==> flow/design.v <==
module EX (
    input clk,
    input rst_n,
    input en,
    input stage_ID_EX__EX_regwrite,
    input stage_ID_EX__EX_memtoreg,
    input stage_ID_EX__EX_memread,
    input stage_ID_EX__EX_memwrite,
    input stage_ID_EX__EX_alusrc,
    input [1:0] stage_ID_EX__EX_aluop,
    input stage_ID_EX__EX_regdst,
    input stage_ID_EX__EX_sys_en,
    input [31:0]stage_ID_EX__EX_rs_data,
    input [31:0]stage_ID_EX__EX_rt_data,
    input [4:0]stage_ID_EX__EX_rs_id,
    input [4:0]stage_ID_EX__EX_rt_id,
    input [4:0]stage_ID_EX__EX_rd_id,
    input [31:0]stage_ID_EX__EX_sign_ext,
    input [2:0]stage_ID_EX__EX_funct3,
    input sys__EX_done,
    output reg stage_EX_MEM__MEM_regwrite,
    output reg stage_EX_MEM__MEM_memtoreg,
    output reg stage_EX_MEM__MEM_memread,
    output reg stage_EX_MEM__MEM_memwrite,
    output reg [31:0] stage_EX_MEM__MEM_alures,
    output reg [31:0] stage_EX_MEM__MEM_store_data,
    output reg [4:0]  stage_EX_MEM__MEM_rd_id,
    output EX__HDUbr_regwrite,
    output EX__HDU_memread,
    output [4:0] EX__HDU_HDUbr_rd_id,
    output reg  EX_stall_for_sys,
    input  FU__EX_rs_wb,
    input  FU__EX_rs_mem,
    input  FU__EX_rt_wb,
    input  FU__EX_rt_mem,
    input [31:0]  WB__EX_for_help,
    input [31:0]  MEM__EX_for_help
);
localparam S0 = 0;  
localparam S1 = 1;  
wire [31:0] FMP1_out_rs;
wire [31:0] FMP1_out_rt;
wire [31:0] FMP2_out_rs;
wire [31:0] FMP2_out_rt;
wire [31:0] alu_in_rs;
wire [31:0] alu_in_rt;
reg  [31:0] alu_res;
assign FMP1_out_rs = (FU__EX_rs_wb)?WB__EX_for_help:stage_ID_EX__EX_rs_data;
assign FMP1_out_rt = (FU__EX_rt_wb)?WB__EX_for_help:stage_ID_EX__EX_rt_data;
assign FMP2_out_rs = (FU__EX_rs_mem)?MEM__EX_for_help:FMP1_out_rs;
assign FMP2_out_rt = (FU__EX_rt_mem)?MEM__EX_for_help:FMP1_out_rt;
assign alu_in_rs = FMP2_out_rs;
assign alu_in_rt = (stage_ID_EX__EX_alusrc)?stage_ID_EX__EX_sign_ext:FMP2_out_rt;
always@* begin
    case ({stage_ID_EX__EX_aluop,stage_ID_EX__EX_funct3})
        5'b00000: alu_res = alu_in_rs+alu_in_rt;
        5'b01000: alu_res = alu_in_rs+alu_in_rt;
        5'b10000: alu_res = alu_in_rs-alu_in_rt;
        5'b01001: alu_res = alu_in_rs<<alu_in_rt[4:0];
        5'b01101: alu_res = alu_in_rs>>alu_in_rt[4:0];
        5'b10101: alu_res = $signed(alu_in_rs)>>>alu_in_rt[4:0];
        5'b01100: alu_res = alu_in_rs^alu_in_rt;
        5'b01110: alu_res = alu_in_rs|alu_in_rt;
        5'b01111: alu_res = alu_in_rs&alu_in_rt;
        default: alu_res = 32'b0;   
    endcase
end
reg curr_state , next_state;
always@(posedge clk) begin
    if (!rst_n) begin
        curr_state <= 0;
    end
    else begin
        curr_state <= next_state;
    end
end
always@* begin
    next_state = curr_state;
    EX_stall_for_sys = 0;
    case(curr_state) 
        S0: begin
                if (stage_ID_EX__EX_sys_en) begin
                    next_state = S1;
                    EX_stall_for_sys = 1;
                end
        end
        S1: begin
                if(!sys__EX_done)
                    EX_stall_for_sys = 1;
                else begin
                    EX_stall_for_sys = 0;
                    next_state = S0;
                end
        end
    endcase
end
always@(posedge clk) begin
    if(!rst_n) begin
        stage_EX_MEM__MEM_regwrite <= 0;
        stage_EX_MEM__MEM_memtoreg <= 0;
        stage_EX_MEM__MEM_memread <= 0;
        stage_EX_MEM__MEM_memwrite <= 0;
        stage_EX_MEM__MEM_alures <= 0;
        stage_EX_MEM__MEM_store_data <= 0;
        stage_EX_MEM__MEM_rd_id <= 0;
    end
    else begin
        if(en) begin
            stage_EX_MEM__MEM_regwrite <= EX_stall_for_sys?0:stage_ID_EX__EX_regwrite;
            stage_EX_MEM__MEM_memtoreg <= EX_stall_for_sys?0:stage_ID_EX__EX_memtoreg;
            stage_EX_MEM__MEM_memread  <= EX_stall_for_sys?0:stage_ID_EX__EX_memread;
            stage_EX_MEM__MEM_memwrite <= EX_stall_for_sys?0:stage_ID_EX__EX_memwrite;
            stage_EX_MEM__MEM_alures   <= alu_res;
            stage_EX_MEM__MEM_store_data <= FMP2_out_rt;
            stage_EX_MEM__MEM_rd_id      <= stage_ID_EX__EX_regdst?stage_ID_EX__EX_rd_id:stage_ID_EX__EX_rt_id; 
        end
    end
end
assign EX__HDU_HDUbr_rd_id = stage_ID_EX__EX_regdst?stage_ID_EX__EX_rd_id:stage_ID_EX__EX_rt_id;
assign EX__HDU_memread = stage_ID_EX__EX_memread;
assign EX__HDUbr_regwrite = stage_ID_EX__EX_regwrite;
endmodule
Appendix: tool output

### From RTL to reports: EX

Module EX before and after one edit of its RTL, step after step.
Lines under "unedited" count in the file above, lines under "edited" in the edited file.
"difference" is "edited" less "unedited", of the values as shown; "rel. change" is that difference over "unedited", in percent.
Library cell names are shortened.
A cell with n/a has no value.

* design top: EX
* clock: clk
* standard-cell library: sky130hd
* timing corner: tt_025C_1v80

### Edit of the RTL

The edit as a unified diff against the file above.
The edit is scripted: it alters the design's behaviour and was not made to optimise anything.

```diff
@@ -49,5 +49,7 @@
 assign FMP1_out_rt = (FU__EX_rt_wb)?WB__EX_for_help:stage_ID_EX__EX_rt_data;
 assign FMP2_out_rs = (FU__EX_rs_mem)?MEM__EX_for_help:FMP1_out_rs;
-assign FMP2_out_rt = (FU__EX_rt_mem)?MEM__EX_for_help:FMP1_out_rt;
+reg [31:0] FMP2_out_rt_r;
+always @(posedge clk) FMP2_out_rt_r <= (FU__EX_rt_mem)?MEM__EX_for_help:FMP1_out_rt;
+assign FMP2_out_rt = FMP2_out_rt_r;
 assign alu_in_rs = FMP2_out_rs;
 assign alu_in_rt = (stage_ID_EX__EX_alusrc)?stage_ID_EX__EX_sign_ext:FMP2_out_rt;
```

### After elaboration

Source: Yosys, flattened and elaborated, memories not mapped. Widths are those after wreduce; folded enables and synchronous resets count as part of the registers. Registers that Yosys merges into a memory's read port (data or address) are not register bits. Print and check cells do not count. Equal cells are merged and count once.

Bit counts
* memory bits (read-only): unedited 0, edited 0, difference 0
* clocked read ports x word width: unedited 0, edited 0, difference 0
* memories: unedited 0, edited 0, difference 0
* flip-flop bits (word level): unedited 74, edited 106, difference +32, rel. change +43.24%
* latch bits: unedited 0, edited 0, difference 0
* elaborated cells: unedited 41, edited 42, difference +1, rel. change +2.44%
* bits in writable memories: unedited 0, edited 0, difference 0

Operators by class
* $add $sub $neg: unedited 2, edited 2, difference 0, rel. change 0.00%
* $lt $le $gt $ge: unedited 0, edited 0, difference 0
* shift-type cells: unedited 3, edited 3, difference 0, rel. change 0.00%
* div/mod/pow operators: unedited 0, edited 0, difference 0
* equality and inequality tests: unedited 8, edited 8, difference 0, rel. change 0.00%
* mux-type cells: unedited 14, edited 14, difference 0, rel. change 0.00%
* bitwise logic cells: unedited 4, edited 4, difference 0, rel. change 0.00%
* $mul: unedited 0, edited 0, difference 0
* reductions and logical operators: unedited 2, edited 2, difference 0, rel. change 0.00%

Unchanged operator kinds not shown: 18.

### Depth

Yosys ltp: most cells in a row. Word level: on the elaborated netlist, between registers, memories and ports. Mapped: between sequential cells and ports; inverters and the memories' decode and read muxes count.

Logic depth
* depth in word-level cells: unedited 5, edited 4, difference -1, rel. change -20.00%
* ABC_AREA: unedited 0, edited 0
* mapped depth: unedited 26, edited 22, difference -4, rel. change -15.38%
* mapped depth without buffers: unedited 20, edited 18, difference -2, rel. change -10.00%

### Netlist

Yosys stat after the flow's synthesis: flattened, memories mapped to cells. It holds for the ABC_AREA given above (unset counts as 0); a run with the other value may have another netlist.

Cell types
* o21ai_0: unedited 136, edited 182, difference +46, rel. change +33.82%
* mux2i_1: unedited 204, edited 168, difference -36, rel. change -17.65%
* dfxtp_1: unedited 74, edited 106, difference +32, rel. change +43.24%
* a22oi_1: unedited 36, edited 5, difference -31, rel. change -86.11%
* inv_1: unedited 99, edited 69, difference -30, rel. change -30.30%
* o21a_1: unedited 37, edited 15, difference -22, rel. change -59.46%
* o22ai_1: unedited 32, edited 13, difference -19, rel. change -59.38%
* nand3_1: unedited 23, edited 39, difference +16, rel. change +69.57%
* nand2b_1: unedited 36, edited 22, difference -14, rel. change -38.89%
* nor3_1: unedited 22, edited 35, difference +13, rel. change +59.09%
* o211ai_1: unedited 20, edited 33, difference +13, rel. change +65.00%
* buf_6: unedited 19, edited 6, difference -13, rel. change -68.42%
* mux4_2: unedited 0, edited 13, difference +13
* nor2_1: unedited 142, edited 131, difference -11, rel. change -7.75%
* nor2b_1: unedited 57, edited 68, difference +11, rel. change +19.30%
* clkbuf_1: unedited 56, edited 67, difference +11, rel. change +19.64%
* a31oi_1: unedited 20, edited 31, difference +11, rel. change +55.00%
* a221oi_1: unedited 17, edited 28, difference +11, rel. change +64.71%

Unchanged cell types not shown: 9.
The list need not be complete.

Synthesis totals
* mapped flip-flops: unedited 74, edited 106, difference +32, rel. change +43.24%
* standard cells after synthesis: unedited 1813, edited 1841, difference +28, rel. change +1.54%
* buffers: unedited 127, edited 132, difference +5, rel. change +3.94%
* sequential part of the area (um2): unedited 1481.4, edited 2122.0, difference +640.6, rel. change +43.24%
* cell area after synthesis (um2): unedited 13215.2, edited 13828.3, difference +613.1, rel. change +4.64%

### Timing after synthesis

OpenSTA on the mapped netlist: ideal clock, no wires. The path of least setup slack (recovery checks aside). Input and output delay are each 20% of the period. Register names are those of the netlist, which keeps one name where synthesis merged equal registers.

Timing after synthesis
* kind: unedited input port to flip-flop, edited input port to flip-flop
* start: unedited input FU__EX_rt_wb, edited input stage_ID_EX__EX_alusrc
* end: unedited register stage_EX_MEM__MEM_alures[29], edited register stage_EX_MEM__MEM_alures[25]
* path buffers: unedited 5, edited 4, difference -1, rel. change -20.00%
* delay of the path (ps): unedited 4674, edited 4434, difference -240, rel. change -5.13%
* stages: unedited 24, edited 20, difference -4, rel. change -16.67%
* arrival time (ps): unedited 5587, edited 5349, difference -238, rel. change -4.26%
* launch time at the first pin (ps): unedited 1040, edited 1040, difference 0, rel. change 0.00%
* data required time (ps): unedited 5073, edited 5075, difference +2, rel. change +0.04%
* slack (ps): unedited -514, edited -275, difference +239
* clock period (ps): unedited 5200, edited 5200, difference 0, rel. change 0.00%
* external input delay (ps): unedited 1040, edited 1040, difference 0, rel. change 0.00%
* period reached after synthesis (ps): unedited 5714, edited 5475, difference -239, rel. change -4.18%

"delay of the path" is the arrival time less input delay plus setup time.
"stages": output pins that drive a net of the path, with the launching flip-flop's if there is one; two outputs of one cell count as two.
"period reached after synthesis" = period - worst setup slack (recovery checks aside). The figure is calculated, with input and output delays left at 20% of the set period.
The rows between start and end are the longest chain of elaborated cells between them; the timing report does not say that the signal goes this way. Where chains are equally long, one stands for them.
A line is the first line of the expression or statement that the cell stems from. Yosys adds cells for indexed reads and writes and turns some case tables into memories.

On the way, after synthesis, unedited:
* cells stage by stage: buf_6 > mux2_2 > o221ai_4 > buf_6 > buf_6 > buf_2 > buf_2 > ha_1 > a41oi_1 > nor3_2 > o311a_1 > o21a_2 > a31oi_1 > xnor2_1 > ha_1 > a21oi_1 > o21ai_0 > a211oi_1 > nand3b_1 > o21ai_0 > o221ai_1 > nor2b_1 > mux2i_1 > or3_1
* cells in the longest elaborated chain: 5
* elaborated cells between the ends (all ways): 12

RTL lines, path after synthesis, unedited
* start: declaration: RTL line 34 `input  FU__EX_rt_wb,`
* 32-bit two-way mux: RTL line 49 `assign FMP1_out_rt = (FU__EX_rt_wb)?WB__EX_for_help:stage_ID_EX__EX_rt_data;`
* 32-bit two-way mux: RTL line 51 `assign FMP2_out_rt = (FU__EX_rt_mem)?MEM__EX_for_help:FMP1_out_rt;`
* 32-bit two-way mux: RTL line 53 `assign alu_in_rt = (stage_ID_EX__EX_alusrc)?stage_ID_EX__EX_sign_ext:FMP2_out_rt;`
* 32-bit subtractor: RTL line 58 `5'b10000: alu_res = alu_in_rs-alu_in_rt;`
* 32-bit case mux with 8-bit select: RTL line 55 `case ({stage_ID_EX__EX_aluop,stage_ID_EX__EX_funct3})`
* end: assignment: RTL line 103 `stage_EX_MEM__MEM_alures <= 0;`
* end: assignment: RTL line 113 `stage_EX_MEM__MEM_alures   <= alu_res;`
* end: declaration: RTL line 25 `output reg [31:0] stage_EX_MEM__MEM_alures,`

On the way, after synthesis, edited:
* cells stage by stage: buf_6 > mux2i_2 > buf_2 > buf_1 > buf_1 > ha_1 > nand2_1 > or3_4 > o21ai_1 > xnor2_1 > ha_1 > a21oi_1 > o21ai_0 > a211oi_1 > nor2_1 > a311o_1 > a31oi_2 > mux2i_1 > a2111oi_2 > o21ai_1
* cells in the longest elaborated chain: 3
* elaborated cells between the ends (all ways): 10

RTL lines, path after synthesis, edited
* start: declaration: RTL line 9 `input stage_ID_EX__EX_alusrc,`
* 32-bit two-way mux: RTL line 55 `assign alu_in_rt = (stage_ID_EX__EX_alusrc)?stage_ID_EX__EX_sign_ext:FMP2_out_rt;`
* 32-bit subtractor: RTL line 60 `5'b10000: alu_res = alu_in_rs-alu_in_rt;`
* 32-bit case mux with 8-bit select: RTL line 57 `case ({stage_ID_EX__EX_aluop,stage_ID_EX__EX_funct3})`
* end: assignment: RTL line 105 `stage_EX_MEM__MEM_alures <= 0;`
* end: assignment: RTL line 115 `stage_EX_MEM__MEM_alures   <= alu_res;`
* end: declaration: RTL line 25 `output reg [31:0] stage_EX_MEM__MEM_alures,`

### Worst path after layout

Path of least setup slack in the final report of the runs of pair 1 (OpenROAD, finished layout, wires in). Where an end is a register, its clock arrival counts in the times.
The path's times are printed in steps of 10 ps; the period is the one set.

Timing post-layout
* kind: unedited input port to flip-flop, edited input port to flip-flop
* start: unedited input WB__EX_for_help[1], edited input stage_ID_EX__EX_alusrc
* end: unedited register stage_EX_MEM__MEM_alures[31], edited register stage_EX_MEM__MEM_alures[27]
* arrival time (ps): unedited 5300, edited 5310, difference +10, rel. change +0.19%
* data required time (ps): unedited 5480, edited 5470, difference -10, rel. change -0.18%
* external input delay (ps): unedited 1040, edited 1040, difference 0, rel. change 0.00%
* launch time at the first pin (ps): unedited 1040, edited 1040, difference 0, rel. change 0.00%
* stages: unedited 22, edited 21, difference -1, rel. change -4.55%
* clock period (ps): unedited 5200, edited 5200, difference 0, rel. change 0.00%
* slack (ps): unedited 180, edited 170, difference -10
* path buffers: unedited 2, edited 4, difference +2, rel. change +100.00%

The rows between start and end are the longest chain of elaborated cells between them; the timing report does not say that the signal goes this way. Where chains are equally long, one stands for them.

On the way, post-layout, unedited:
* cells stage by stage: clkdlybuf4s50_1 > mux2_4 > o221ai_4 > ha_4 > a41oi_4 > nor3_4 > o311a_1 > o21a_4 > nand2_4 > a21oi_2 > xnor2_1 > ha_1 > and4_1 > nand4_1 > nor2_1 > nand4_1 > o211ai_1 > a21oi_1 > o31a_1 > xnor2_1 > buf_4 > a21o_1

RTL lines, path post-layout, unedited
* start: declaration: RTL line 36 `input [31:0]  WB__EX_for_help,`
* end: assignment: RTL line 103 `stage_EX_MEM__MEM_alures <= 0;`
* end: assignment: RTL line 113 `stage_EX_MEM__MEM_alures   <= alu_res;`
* end: declaration: RTL line 25 `output reg [31:0] stage_EX_MEM__MEM_alures,`

unedited: No chain of elaborated cells between the ends is given.

On the way, post-layout, edited:
* cells stage by stage: clkbuf_4 > buf_12 > mux2i_2 > inv_2 > nor2_1 > nand2_1 > or3_1 > nor3_2 > buf_4 > a21oi_1 > xnor2_1 > buf_4 > ha_1 > a21o_1 > a21o_1 > a21oi_2 > o21ai_0 > a21oi_1 > o21ai_0 > nor3_1 > a31oi_1
* cells in the longest elaborated chain: 3
* elaborated cells between the ends (all ways): 10

RTL lines, path post-layout, edited
* start: declaration: RTL line 9 `input stage_ID_EX__EX_alusrc,`
* 32-bit two-way mux: RTL line 55 `assign alu_in_rt = (stage_ID_EX__EX_alusrc)?stage_ID_EX__EX_sign_ext:FMP2_out_rt;`
* 32-bit subtractor: RTL line 60 `5'b10000: alu_res = alu_in_rs-alu_in_rt;`
* 32-bit case mux with 8-bit select: RTL line 57 `case ({stage_ID_EX__EX_aluop,stage_ID_EX__EX_funct3})`
* end: assignment: RTL line 105 `stage_EX_MEM__MEM_alures <= 0;`
* end: assignment: RTL line 115 `stage_EX_MEM__MEM_alures   <= alu_res;`
* end: declaration: RTL line 25 `output reg [31:0] stage_EX_MEM__MEM_alures,`

### Measured runs

Both versions went through the flow (Yosys, OpenROAD) with the same settings in each pair. Constraints: input delay and output delay 20% of the set period each, output load 0.01 pF.

Flow settings, pair 1:
* period_ns: 5.2
* CAP_MARGIN: 20
* CORE_MARGIN: 2
* CORE_UTILIZATION: 40
* SLEW_MARGIN: 20

Results, pair 1
* utilization after routing (%): unedited 56.7, edited 54.7, difference -2.0
* worst hold slack (ps): unedited 464, edited 478, difference +14
* area of the standard cells in the finished layout (um2): unedited 18446.4, edited 18763.0, difference +316.6, rel. change +1.72%
* worst setup slack after layout (ps): unedited 180, edited 167, difference -13
* mapped cell area after synthesis (um2): unedited 13215.2, edited 13828.3, difference +613.1, rel. change +4.64%
* area of the die (um2): unedited 34508.6, edited 36073.4, difference +1564.8, rel. change +4.53%
* period achieved (ps): unedited 5020, edited 5033, difference +13, rel. change +0.26%
* overall power (mW): unedited 3.718, edited 4.035, difference +0.317, rel. change +8.53%
* final setup TNS (ps): unedited 0, edited 0, difference 0

Flow settings, pair 2:
* ABC_AREA: 0
* CELL_PAD_IN_SITES_DETAIL_PLACEMENT: 1
* CELL_PAD_IN_SITES_GLOBAL_PLACEMENT: 1
* CORE_UTILIZATION: 28
* MIN_ROUTING_LAYER: met2
* PLACE_DENSITY_LB_ADDON: 0.05
* SETUP_SLACK_MARGIN: -0.31
* period_ns: 7.56
* CAP_MARGIN: 20
* CORE_MARGIN: 2
* SLEW_MARGIN: 20

Results, pair 2
* utilization after routing (%): unedited 36.7, edited 36.1, difference -0.6
* worst hold slack (ps): unedited 486, edited 485, difference -1
* area of the standard cells in the finished layout (um2): unedited 17100.2, edited 17634.4, difference +534.2, rel. change +3.12%
* worst setup slack after layout (ps): unedited 288, edited 832, difference +544
* mapped cell area after synthesis (um2): unedited 13215.2, edited 13828.3, difference +613.1, rel. change +4.64%
* area of the die (um2): unedited 48951.6, edited 51180.0, difference +2228.4, rel. change +4.55%
* period achieved (ps): unedited 7272, edited 6728, difference -544, rel. change -7.48%
* overall power (mW): unedited 2.562, edited 2.846, difference +0.284, rel. change +11.09%
* final setup TNS (ps): unedited 0, edited 0, difference 0

"period achieved" means the clock period less the worst setup slack. The figure is calculated, with input and output delays left at 20% of the set period.
"overall power": no workload was simulated; the value follows from the tool's default switching activity.
